==> flow/design.v <==
module c6502
(
    input               clock,
    input               ce,
    input               reset_n,
    output      [15:0]  address,
    input       [ 7:0]  in,
    output reg  [ 7:0]  out,
    output reg          we
);
assign address = cp ? ab : pc;
localparam
    LDC = 0,
    ZP  = 1,    ZPX = 2,    ZPY = 3,
    ABS = 4,    ABX = 5,    ABY = 6,    ABZ = 7,
    IX  = 8,    IX2 = 9,    IX3 = 10,
    IY  = 11,   IY2 = 12,   IY3 = 13,
    RUN = 14,   BRA = 15,
    JP1 = 16,   JP2 = 17,
    JND = 18,   TRM = 19,   POP = 20,   JSR = 21,
    RTS = 22;
localparam
    ORA = 0,    AND = 1,    EOR = 2,    ADC = 3,
    STA = 4,    LDA = 5,    CMP = 6,    SBC = 7,
    ASL = 8,    ROL = 9,    LSR = 10,   ROR = 11,
    BIT = 13,   DEC = 14,   INC = 15;
localparam
    DST_A = 0,  DST_X = 1,  DST_Y = 2,  DST_S = 3,
    SRC_D = 0,  SRC_X = 1,  SRC_Y = 2,  SRC_A = 3;
reg [ 7:0]  a, x, y, s, p;
reg         cp;
reg [ 4:0]  t;           
reg [ 2:0]  m;           
reg [15:0]  ab, pc;
reg [ 7:0]  op, w;       
reg [ 3:0]  alu;         
reg [ 1:0]  dst, src;
wire [8:0] zpx = in + x;
wire [8:0] zpy = in + y;
wire [3:0] bra = {p[1], p[0], p[6], p[7]};  
wire [7:0] sn  = s + 1;
always @(posedge clock)
if (reset_n == 1'b0) begin
    p  <= 8'b01100001;
    t  <= 1'b0;
    cp <= 1'b0;
    pc <= 16'h0000;
    a  <= 8'h80;
    x  <= 8'hFE;
    y  <= 8'hDA;
    s  <= 8'h00;
    we <= 1'b0;
end
else if (ce) begin
    we  <= 1'b0;
    case (t)
    LDC: begin
        pc  <= pc + 1;
        m   <= 0;
        op  <= in;
        dst <= DST_A;
        src <= SRC_D;
        casex (in)
        8'b010_011_00: t <= JP1;  
        8'b011_011_00: t <= JND;  
        8'b001_000_00: t <= JSR;  
        8'b011_000_00: t <= RTS;  
        8'bxxx_000_x1: t <= IX;
        8'bxxx_010_x1,
        8'b1xx_000_x0: t <= RUN;  
        8'bxxx_100_x1: t <= IY;
        8'bxxx_110_x1: t <= ABY;
        8'bxxx_001_xx: t <= ZP;
        8'bxxx_011_xx,
        8'b001_000_00: t <= ABS;
        8'b10x_101_1x: t <= ZPY;
        8'bxxx_101_xx: t <= ZPX;
        8'b10x_111_1x: t <= ABY;
        8'bxxx_111_xx: t <= ABX;
        8'bxxx_100_00: t <= BRA;
        default:       t <= RUN;
        endcase
        casex (in)
        8'bxxx_xxx_01: begin alu <= in[7:5]; end
        8'b100_xx1_x0: begin alu <= STA; end
        8'b101_xx1_x0,
        8'b101_000_x0,
        8'b101_010_00,
        8'b10x_010_10,
        8'b100_110_00: begin alu <= LDA; end
        8'b11x_000_00,
        8'b11x_xx1_00: begin alu <= CMP; end
        8'b001_0x1_00: begin alu <= BIT; end
        8'b110_xx1_10,
        8'b100_010_00,
        8'b110_010_10: begin alu <= DEC; end
        8'b111_xx1_10,
        8'b11x_010_00: begin alu <= INC; end
        8'b00x_110_00: begin p[0] <= in[5]; t <= LDC; end  
        8'b01x_110_00: begin p[2] <= in[5]; t <= LDC; end  
        8'b101_110_00: begin p[6] <= 1'b0;  t <= LDC; end  
        8'b11x_110_00: begin p[3] <= in[5]; t <= LDC; end  
        8'b0xx_010_10: begin alu <= {1'b1, in[7:5]}; src <= SRC_A; end
        8'b0xx_xx1_10: begin alu <= {1'b1, in[7:5]}; end
        8'b111_010_10: begin t <= LDC; end
        8'b100_110_10: begin t <= LDC; s <= x; end
        8'b101_110_10: begin x <= s; p[7] <= s[7]; p[1] <= s == 0; t <= LDC; end
        8'b0x0_010_00: begin
            t   <= TRM;
            we  <= 1;
            cp  <= 1;
            out <= in[6] ? a : (p | 8'h30);
            ab  <= {8'h01, s};
            s   <= s - 1;
        end
        8'b0x1_010_00: begin t <= POP; cp <= 1; ab <= {8'h01, sn}; s <= sn; end
        8'b011_000_00: begin cp <= 1; ab <= {8'h01, sn}; end
        endcase
        casex (in)
        8'h86, 8'hA6, 8'hB6, 8'h96, 8'h8E, 8'hAE,
        8'hBE, 8'hA2, 8'hCA, 8'hE8, 8'h9A,
        8'hE0, 8'b111_xx1_00:
            dst <= DST_X;
        8'hA0, 8'h84, 8'hA4, 8'h88, 8'hC8,
        8'h8C, 8'hAC, 8'h94, 8'hB4, 8'hBC,
        8'hC0, 8'b110_xx1_00:
            dst <= DST_Y;
        endcase
        case (in)
        8'hE8, 8'hCA, 8'h8A: src <= SRC_X;  
        8'h88, 8'hC8, 8'h98: src <= SRC_Y;  
        8'hA8, 8'hAA: src <= SRC_A;  
        endcase
    end
    ZP:  begin t <= RUN; ab <= in;       cp <= 1; pc <= pc + 1; end
    ZPX: begin t <= RUN; ab <= zpx[7:0]; cp <= 1; pc <= pc + 1; end
    ZPY: begin t <= RUN; ab <= zpy[7:0]; cp <= 1; pc <= pc + 1; end
    ABS: begin t <= ABZ; pc <= pc + 1; ab <= in; end
    ABX: begin t <= ABZ; pc <= pc + 1; ab <= zpx; end
    ABY: begin t <= ABZ; pc <= pc + 1; ab <= zpy; end
    ABZ: begin t <= RUN; pc <= pc + 1; ab[15:8] <= ab[15:8] + in; cp <= 1; end
    IX:  begin t <= IX2; pc <= pc + 1; cp <= 1; ab <= zpx[7:0]; end
    IY:  begin t <= IY2; pc <= pc + 1; cp <= 1; ab <= in; end
    IX2: begin t <= IX3; w  <= in; ab[7:0] <= ab[7:0] + 1; end
    IY2: begin t <= IY3; w  <= in; ab[7:0] <= ab[7:0] + 1; end
    IX3: begin t <= RUN; ab <= {in, w}; end
    IY3: begin t <= RUN; ab <= {in, w} + y; end
    BRA: begin t <= LDC; pc <= pc + 1 + ((bra[op[7:6]] == op[5]) ? {{8{in[7]}}, in[7:0]} : 0); end
    JP1: begin t <= JP2; pc <= pc + 1; w <= in; end
    JP2: begin t <= LDC; pc <= {in, w}; end
    JND: case (m)
        0: begin m <= 1;   ab[ 7:0] <= in; pc <= pc + 1; end
        1: begin m <= 2;   ab[15:8] <= in; pc <= pc + 1; cp <= 1; end
        2: begin m <= 3;   pc[ 7:0] <= in; ab[7:0] <= ab[7:0] + 1; end
        3: begin t <= LDC; pc[15:8] <= in; cp <= 0; end
    endcase
    POP: begin t <= LDC; cp <= 0; if (op[6]) begin a <= in; p[7] <= in[7]; p[1] <= in == 0; end else p <= in; end
    JSR: case (m)
        0: begin m <= 1; w  <= in; pc <= pc + 1; end
        1: begin m <= 2; we <= 1; out <= pc[15:8]; ab      <= {8'h01, s};  pc[15:8] <= in; cp <= 1;end
        2: begin m <= 3; we <= 1; out <= pc[ 7:0]; ab[7:0] <= ab[7:0] - 1; pc[7:0]  <= w;  end
        3: begin t <= LDC; cp <= 0; s <= s - 2; end
    endcase
    RTS: case (m)
        0: begin m <= 1;   pc[7:0] <= in; ab[7:0] <= ab[7:0] + 1; end
        1: begin t <= LDC; pc <= {in, pc[7:0]} + 1; s <= s + 2; cp <= 0; end
    endcase
    RUN: begin
        cp <= 0;
        t  <= LDC;
        casex (op) 8'bxxx_010_x1, 8'b1xx_000_x0: pc <= pc + 1; endcase
        casex (op)
            8'b100_xxx_01,
            8'b100_xx1_x0: begin t <= TRM; out <= R; we <= 1'b1; cp <= 1'b1; end
            8'bxxx_xxx_01,
            8'b0xx_010_10,
            8'b100_010_10,
            8'b100_110_00: begin a <= R; p <= F; end
            8'b101_xx1_00,
            8'b101_000_00,
            8'b1x0_010_00,
            8'b101_010_00: begin y <= R; p <= F; end
            8'b101_xx1_10,
            8'b101_000_10,
            8'b111_010_00,
            8'b110_010_10,
            8'b101_010_10: begin x <= R; p <= F; end
            8'b0xx_xx1_10,
            8'b11x_xx1_10: begin t <= TRM; out <= R; we <= 1'b1; cp <= 1'b1; p <= F; end
            8'b110_xxx_01,
            8'b11x_000_00,
            8'b11x_xx1_00,
            8'b001_0x1_00: begin p <= F; end
        endcase
    end
    TRM: begin cp <= 0; t <= LDC; end
    endcase
end
wire [7:0] op1 =
    dst == DST_A ? a :
    dst == DST_X ? x :
    dst == DST_Y ? y : s;
wire [7:0] op2 =
    src == SRC_A ? a :
    src == SRC_X ? x :
    src == SRC_Y ? y : in;
wire [8:0] R =
    alu == ORA ? op1 | op2 :
    alu == AND ? op1 & op2 :
    alu == EOR ? op1 ^ op2 :
    alu == ADC ? op1 + op2 + cin :
    alu == STA ? op1 :
    alu == LDA ? op2 :
    alu == CMP ? op1 - op2 :
    alu == SBC ? op1 - op2 - !cin :
    alu == ASL ? {op2[6:0], 1'b0} :
    alu == ROL ? {op2[6:0], cin} :
    alu == LSR ? {1'b0, op2[7:1]} :
    alu == ROR ? {cin, op2[7:1]} :
    alu == BIT ? op1 & op2 :
    alu == DEC ? op2 - 1 :
    alu == INC ? op2 + 1 : 0;
wire sign  =  R[7];         
wire zero  = ~|R[7:0];      
wire oadc  = (op1[7] ^ op2[7] ^ 1'b1) & (op1[7] ^ R[7]);
wire osbc  = (op1[7] ^ op2[7] ^ 1'b0) & (op1[7] ^ R[7]);
wire cin   =  p[0];
wire carry =  R[8];
wire [7:0] F =
    alu == ADC ? {sign, oadc, p[5:2], zero,  carry} :
    alu == CMP ? {sign,       p[6:2], zero, ~carry} :
    alu == SBC ? {sign, osbc, p[5:2], zero, ~carry} :
    alu == ASL || alu == ROL ? {sign, p[6:2], zero, op2[7]} :
    alu == LSR || alu == ROR ? {sign, p[6:2], zero, op2[0]} :
    alu == BIT ? {op2[7:6], p[5:2], zero, p[0]} :
                 {sign,     p[6:2], zero, p[0]};
endmodule
--- tool output ---
* Tool chain data of c6502
Each step is given for the RTL above and for the edited RTL. "original" refers to lines of the RTL above, "edited" to lines of the edited file. "difference" is "edited" less "original", of the values as shown. Library cell names are shortened. A cell with -- has no value.
Design: design top c6502, clock input clock, library sky130hd, timing corner tt_025C_1v80

* Edit of the RTL
Unified diff, file above to edited file. This change comes from a script, not from a designer. The edited design behaves differently; no optimisation was intended.
begin of diff
@@ -160,5 +160,5 @@
         1: begin m <= 2; we <= 1; out <= pc[15:8]; ab      <= {8'h01, s};  pc[15:8] <= in; cp <= 1;end
         2: begin m <= 3; we <= 1; out <= pc[ 7:0]; ab[7:0] <= ab[7:0] - 1; pc[7:0]  <= w;  end
-        3: begin t <= LDC; cp <= 0; s <= s - 2; end
+        3: begin t <= LDC; cp <= 0; s <= s ^ 2; end
     endcase
     RTS: case (m)
end of diff

* After elaboration
Yosys after proc, flatten, opt, wreduce and memory -nomap, before mapping. Memory bits, and registers merged into a memory's read port (data or address), are not among the register bits. Print and check cells are not counted. Equal cells are merged and count once.
Storage and ports:
- bits in registers | original 112, edited 112, difference 0
- latch bits | original 0, edited 0, difference 0
- bits in writable memories | original 0, edited 0, difference 0
- ROM bits | original 0, edited 0, difference 0
- word width x clocked read ports | original 0, edited 0, difference 0
- memories | original 0, edited 0, difference 0
- input port bits | original 11, edited 11, difference 0
- output and inout bits | original 25, edited 25, difference 0
Operators by class:
- add/subtract/negate cells | original 19, edited 18, difference -1
- multipliers | original 0, edited 0, difference 0
- divide/modulo/power cells | original 0, edited 0, difference 0
- magnitude comparators | original 0, edited 0, difference 0
- eq/ne operators | original 171, edited 171, difference 0
- shift-type cells | original 1, edited 1, difference 0
- muxes and demuxes | original 123, edited 123, difference 0
- bitwise operators | original 11, edited 13, difference +2
- reductions and logical operators | original 81, edited 83, difference +2
Operators with widths:
- NOT 1 bit | original 4, edited 6, difference +2
- two-way mux 8 bit | original 32, edited 31, difference -1
- AND reduction 5 bit | original 8, edited 9, difference +1
- nonzero test 2 bit | original 4, edited 5, difference +1
- two-way mux 2 bit | original 1, edited 2, difference +1
- subtractor 8 x 2 -> 8 bit with constant B | original 1, edited 0, difference -1
- equality test 8 bit with constant B | original 38, edited 38, difference 0
- two-way mux 1 bit | original 29, edited 29, difference 0
- inequality test 2 bit with constant B | original 18, edited 18, difference 0
- equality test 5 bit with constant B | original 17, edited 17, difference 0
- two-way mux 9 bit | original 15, edited 15, difference 0
- OR reduction 2 bit | original 15, edited 15, difference 0
- case mux 8 bit (select 2 bit) | original 12, edited 12, difference 0
- equality test 4 bit with constant B | original 9, edited 9, difference 0
- equality test 4 x 3 -> 1 bit with constant B | original 8, edited 8, difference 0
- equality test 5 x 4 -> 1 bit with constant B | original 8, edited 8, difference 0
- equality test 6 bit with constant B | original 8, edited 8, difference 0
- OR reduction 3 bit | original 8, edited 8, difference 0
- equality test 7 bit with constant B | original 7, edited 7, difference 0
- case mux 1 bit (select 3 bit) | original 7, edited 7, difference 0
- inequality test 3 bit with constant B | original 6, edited 6, difference 0
- equality test 2 x 1 -> 1 bit with constant B | original 4, edited 4, difference 0
- equality test 5 x 3 -> 1 bit with constant B | original 4, edited 4, difference 0
- two-way mux 5 bit | original 4, edited 4, difference 0
- inequality test 3 x 2 -> 1 bit with constant B | original 4, edited 4, difference 0
- inequality test 4 bit with constant B | original 4, edited 4, difference 0
- AND reduction 4 bit | original 4, edited 4, difference 0
- AND reduction 6 bit | original 4, edited 4, difference 0
Not every row of either side is listed.

* Logic depth
Depth = most cells in a row (Yosys ltp): at word level without a register or memory, in the mapped netlist without a sequential cell, where the memories' decode and read muxes count.
Logic depth:
- depth in word-level cells | original 31, edited 31, difference 0
- ABC_AREA | original 0, edited 0
- gate-level depth with buffers | original 17, edited 17, difference 0
- depth with buffers taken out | original 16, edited 17, difference +1

* Netlist
Yosys stat after the flow's synthesis: flattened, memories mapped to cells. It holds for the ABC_AREA given above (unset counts as 0); a run with the other value may have another netlist.
Cell types:
- a21oi_1 | original 148, edited 117, difference -31
- nor2_1 | original 133, edited 158, difference +25
- inv_1 | original 86, edited 65, difference -21
- nor3_1 | original 55, edited 36, difference -19
- xnor2_1 | original 75, edited 60, difference -15
- buf_2 | original 3, edited 15, difference +12
- nor2b_1 | original 28, edited 17, difference -11
- and3_1 | original 13, edited 23, difference +10
- or3_1 | original 22, edited 13, difference -9
- nand2b_1 | original 17, edited 26, difference +9
- nand2_1 | original 194, edited 187, difference -7
- clkbuf_1 | original 108, edited 101, difference -7
- a2111oi_0 | original 9, edited 2, difference -7
- o2111ai_1 | original 2, edited 9, difference +7
- inv_2 | original 0, edited 7, difference +7
- o21bai_1 | original 20, edited 14, difference -6
- nand4_1 | original 14, edited 20, difference +6
- or2_2 | original 10, edited 4, difference -6
Not every row of either side is listed.
Mapped netlist:
- mapped cells | original 1816, edited 1772, difference -44
- chip area (Yosys) (mm2) | original 0.0137619, edited 0.0136543, difference -0.0001076
- flip-flops | original 133, edited 133, difference 0
- buffer cells | original 128, edited 130, difference +2

* Worst setup path after synthesis
OpenSTA on the mapped netlist: ideal clock, no wires. The path of least setup slack (recovery checks aside). Input and output delay are each 20% of the period. Register names are those of the netlist, which keeps one name where synthesis merged equal registers.
Timing path after synthesis:
- kind | original in2reg, edited in2reg
- from | original input in[0], edited input in[1]
- to | original register out[7], edited register p[7]
- clock period (ps) | original 10000, edited 10000, difference 0
- external input delay (ps) | original 2000, edited 2000, difference 0
- setup time (ps) | original 272, edited 103, difference -169
- arrival (ps) | original 5845, edited 5329, difference -516
- data required time (ps) | original 9728, edited 9897, difference +169
- setup slack (ps) | original 3883, edited 4567, difference +684
- path delay (ps) | original 4117, edited 3432, difference -685
- stages on the path | original 15, edited 14, difference -1
- synthesis period reached (ps) | original 6117, edited 5433, difference -684
"path delay" is the arrival time less input delay plus setup time. "stages on the path" counts driving pins, that of a launching flip-flop among them; a cell with two outputs on the path counts twice. "synthesis period reached" = period - worst setup slack (recovery checks aside). The figure is calculated, with input and output delays left at 20% of the set period. The rows between start and end are the longest chain of elaborated cells between them; the timing report does not say that the signal goes this way. Where chains are equally long, one stands for them. A line is the first line of the expression or statement that the cell stems from. Yosys adds cells for indexed reads and writes and turns some case tables into memories. At most two assigning lines are given for a register; there are more. original: The path ends at the data pin of a flip-flop with enable; ways to the enable are not counted.
Between the ends, after synthesis, original: path through mux2_2 > o21a_1 > a21boi_0 > inv_1 > ha_1 > fa_1 > or3_1 > and3_1 > a2111oi_0 > nor3_1 > or4_1 > nand3_1 > nand4_1 > nand2_1 > o221ai_1, length of the longest elaborated chain 22
RTL lines, path after synthesis, original:
- start, declared | RTL line 7 | input       [ 7:0]  in,
- two-way mux 8 bit | RTL line 206 | src == SRC_Y ? y : in;
- two-way mux 8 bit | RTL line 205 | src == SRC_X ? x :
- two-way mux 8 bit | RTL line 204 | src == SRC_A ? a :
- adder 8 x 1 -> 9 bit | RTL line 222 | alu == INC ? op2 + 1 : 0;
- two-way mux 9 bit | RTL line 222
- two-way mux 9 bit | RTL line 221 | alu == DEC ? op2 - 1 :
- two-way mux 9 bit | RTL line 220 | alu == BIT ? op1 & op2 :
- (+7 left out)
- two-way mux 9 bit | RTL line 212 | alu == STA ? op1 :
- two-way mux 9 bit | RTL line 211 | alu == ADC ? op1 + op2 + cin :
- two-way mux 9 bit | RTL line 210 | alu == EOR ? op1 ^ op2 :
- two-way mux 9 bit | RTL line 209 | alu == AND ? op1 & op2 :
- two-way mux 9 bit | RTL line 208 | alu == ORA ? op1 | op2 :
- two-way mux 8 bit (2 in a row) | RTL line 172 | casex (op)
- case mux 8 bit (select 3 bit) | RTL line 56 | case (t)
- end, assigned | RTL line 112 | out <= in[6] ? a : (p | 8'h30);
- end, assigned | RTL line 160 | 1: begin m <= 2; we <= 1; out <= pc[15:8]; ab      <= {8'h01, s};  pc[15:8] <= in; cp <= 1;end
- end, declared | RTL line 8 | output reg  [ 7:0]  out,
Between the ends, after synthesis, edited: path through clkbuf_1 > mux2i_1 > a221oi_4 > inv_1 > ha_1 > or2_1 > a211o_1 > a311oi_2 > nor2_1 > xnor3_1 > nor2_1 > o31ai_4 > nor4_2 > a2111oi_2, length of the longest elaborated chain 28
RTL lines, path after synthesis, edited:
- start, declared | RTL line 7 | input       [ 7:0]  in,
- two-way mux 8 bit | RTL line 206 | src == SRC_Y ? y : in;
- two-way mux 8 bit | RTL line 205 | src == SRC_X ? x :
- two-way mux 8 bit | RTL line 204 | src == SRC_A ? a :
- adder 8 x 1 -> 9 bit | RTL line 222 | alu == INC ? op2 + 1 : 0;
- two-way mux 9 bit | RTL line 222
- two-way mux 9 bit | RTL line 221 | alu == DEC ? op2 - 1 :
- two-way mux 9 bit | RTL line 220 | alu == BIT ? op1 & op2 :
- (+13 left out)
- two-way mux 8 bit | RTL line 234 | alu == LSR || alu == ROR ? {sign, p[6:2], zero, op2[0]} :
- two-way mux 8 bit | RTL line 233 | alu == ASL || alu == ROL ? {sign, p[6:2], zero, op2[7]} :
- two-way mux 8 bit | RTL line 232 | alu == SBC ? {sign, osbc, p[5:2], zero, ~carry} :
- two-way mux 8 bit | RTL line 231 | alu == CMP ? {sign,       p[6:2], zero, ~carry} :
- two-way mux 8 bit | RTL line 230 | alu == ADC ? {sign, oadc, p[5:2], zero,  carry} :
- two-way mux 1 bit (2 in a row) | RTL line 172 | casex (op)
- case mux 1 bit (select 3 bit) | RTL line 56 | case (t)
- end, assigned | RTL line 44 | p  <= 8'b01100001;
- end, assigned | RTL line 107 | 8'b101_110_10: begin x <= s; p[7] <= s[7]; p[1] <= s == 0; t <= LDC; end
- end, declared | RTL line 30 | reg [ 7:0]  a, x, y, s, p;

* Path in the finished layout
Path of least setup slack in the final report of each run of pair 1 (OpenROAD, finished layout, wires in). Where an end is a register, its clock arrival counts in the times. The path's times are printed in steps of 10 ps; the period is the one set.
Timing path after layout:
- kind | original in2reg, edited in2reg
- from | original input in[0], edited input in[1]
- to | original register out[7], edited register p[7]
- clock period (ps) | original 10000, edited 10000, difference 0
- external input delay (ps) | original 2000, edited 2000, difference 0
- setup time (ps) | original 270, edited 100, difference -170
- arrival (ps) | original 7270, edited 6650, difference -620
- data required time (ps) | original 10170, edited 10340, difference +170
- setup slack (ps) | original 2900, edited 3690, difference +790
- stages on the path | original 17, edited 15, difference -2
The rows between start and end are the longest chain of elaborated cells between them; the timing report does not say that the signal goes this way. Where chains are equally long, one stands for them. At most two assigning lines are given for a register; there are more. original: The path ends at the data pin of a flip-flop with enable; ways to the enable are not counted.
Between the ends, after layout, original: path through clkdlybuf4s50_1 > buf_4 > mux2_2 > o21a_1 > a21boi_0 > inv_1 > ha_1 > fa_1 > or3_1 > and3_1 > a2111oi_0 > nor3_1 > or4_1 > nand3_1 > nand4_1 > nand2_1 > o221ai_1, length of the longest elaborated chain 22
RTL lines, path after layout, original:
- start, declared | RTL line 7 | input       [ 7:0]  in,
- two-way mux 8 bit | RTL line 206 | src == SRC_Y ? y : in;
- two-way mux 8 bit | RTL line 205 | src == SRC_X ? x :
- two-way mux 8 bit | RTL line 204 | src == SRC_A ? a :
- adder 8 x 1 -> 9 bit | RTL line 222 | alu == INC ? op2 + 1 : 0;
- two-way mux 9 bit | RTL line 222
- two-way mux 9 bit | RTL line 221 | alu == DEC ? op2 - 1 :
- two-way mux 9 bit | RTL line 220 | alu == BIT ? op1 & op2 :
- (+7 left out)
- two-way mux 9 bit | RTL line 212 | alu == STA ? op1 :
- two-way mux 9 bit | RTL line 211 | alu == ADC ? op1 + op2 + cin :
- two-way mux 9 bit | RTL line 210 | alu == EOR ? op1 ^ op2 :
- two-way mux 9 bit | RTL line 209 | alu == AND ? op1 & op2 :
- two-way mux 9 bit | RTL line 208 | alu == ORA ? op1 | op2 :
- two-way mux 8 bit (2 in a row) | RTL line 172 | casex (op)
- case mux 8 bit (select 3 bit) | RTL line 56 | case (t)
- end, assigned | RTL line 112 | out <= in[6] ? a : (p | 8'h30);
- end, assigned | RTL line 160 | 1: begin m <= 2; we <= 1; out <= pc[15:8]; ab      <= {8'h01, s};  pc[15:8] <= in; cp <= 1;end
- end, declared | RTL line 8 | output reg  [ 7:0]  out,
Between the ends, after layout, edited: path through clkdlybuf4s50_1 > buf_4 > mux2i_1 > a221oi_4 > inv_1 > ha_1 > or2_1 > a2111oi_0 > a311o_1 > nand4_1 > xnor3_1 > nor2_1 > o31ai_4 > nor4_2 > a2111oi_2, length of the longest elaborated chain 28
RTL lines, path after layout, edited:
- start, declared | RTL line 7 | input       [ 7:0]  in,
- two-way mux 8 bit | RTL line 206 | src == SRC_Y ? y : in;
- two-way mux 8 bit | RTL line 205 | src == SRC_X ? x :
- two-way mux 8 bit | RTL line 204 | src == SRC_A ? a :
- adder 8 x 1 -> 9 bit | RTL line 222 | alu == INC ? op2 + 1 : 0;
- two-way mux 9 bit | RTL line 222
- two-way mux 9 bit | RTL line 221 | alu == DEC ? op2 - 1 :
- two-way mux 9 bit | RTL line 220 | alu == BIT ? op1 & op2 :
- (+13 left out)
- two-way mux 8 bit | RTL line 234 | alu == LSR || alu == ROR ? {sign, p[6:2], zero, op2[0]} :
- two-way mux 8 bit | RTL line 233 | alu == ASL || alu == ROL ? {sign, p[6:2], zero, op2[7]} :
- two-way mux 8 bit | RTL line 232 | alu == SBC ? {sign, osbc, p[5:2], zero, ~carry} :
- two-way mux 8 bit | RTL line 231 | alu == CMP ? {sign,       p[6:2], zero, ~carry} :
- two-way mux 8 bit | RTL line 230 | alu == ADC ? {sign, oadc, p[5:2], zero,  carry} :
- two-way mux 1 bit (2 in a row) | RTL line 172 | casex (op)
- case mux 1 bit (select 3 bit) | RTL line 56 | case (t)
- end, assigned | RTL line 44 | p  <= 8'b01100001;
- end, assigned | RTL line 107 | 8'b101_110_10: begin x <= s; p[7] <= s[7]; p[1] <= s == 0; t <= LDC; end
- end, declared | RTL line 30 | reg [ 7:0]  a, x, y, s, p;

* Layout results
Both versions went through the flow (Yosys, OpenROAD) with the same settings in each pair. Constraints: input delay and output delay 20% of the set period each, output load 0.01 pF.
Flow settings, pair 1: CORE_UTILIZATION 40, period_ns 10.0, CAP_MARGIN 20, CORE_MARGIN 2, SLEW_MARGIN 20
Results, pair 1:
- synthesized cell area (mm2) | original 0.0137619, edited 0.0136543, difference -0.0001076
- die size (mm2) | original 0.0359046, edited 0.0356303, difference -0.0002743
- standard-cell area of the final layout (mm2) | original 0.0149206, edited 0.0148342, difference -0.0000864
- utilization after layout (%) | original 44.3, edited 44.1, difference -0.2
- setup slack of the worst path (ps) | original 2895, edited 3693, difference +798
- total negative setup slack (ps) | original 0, edited 0, difference 0
- worst hold slack after layout (ps) | original 468, edited 490, difference +22
- total power of the final layout (mW) | original 1.993, edited 1.935, difference -0.058
- period reached (ps) | original 7105, edited 6307, difference -798
Flow settings, pair 2: CELL_PAD_IN_SITES_GLOBAL_PLACEMENT 2, CORE_MARGIN 4, CORE_UTILIZATION 27, CTS_CLUSTER_SIZE 47, GPL_TIMING_DRIVEN 1, MAX_ROUTING_LAYER met4, PLACE_DENSITY_LB_ADDON 0.19, SLEW_MARGIN 25, TNS_END_PERCENT 75, period_ns 10.7, CAP_MARGIN 20
Results, pair 2:
- synthesized cell area (mm2) | original 0.0137619, edited 0.0136543, difference -0.0001076
- die size (mm2) | original 0.0546461, edited 0.0542331, difference -0.0004130
- standard-cell area of the final layout (mm2) | original 0.0153197, edited 0.0152384, difference -0.0000813
- utilization after layout (%) | original 30.5, edited 30.4, difference -0.1
- setup slack of the worst path (ps) | original 3474, edited 4115, difference +641
- total negative setup slack (ps) | original 0, edited 0, difference 0
- worst hold slack after layout (ps) | original 465, edited 466, difference +1
- total power of the final layout (mW) | original 1.940, edited 1.862, difference -0.078
- period reached (ps) | original 7226, edited 6585, difference -641
"period reached" is the run's clock period less its worst setup slack. It is reckoned from that one timing run; input and output delays stay at 20% of the period that was set. "total power of the final layout" is the tool's figure for a default switching activity; nothing was simulated.
--- end ---
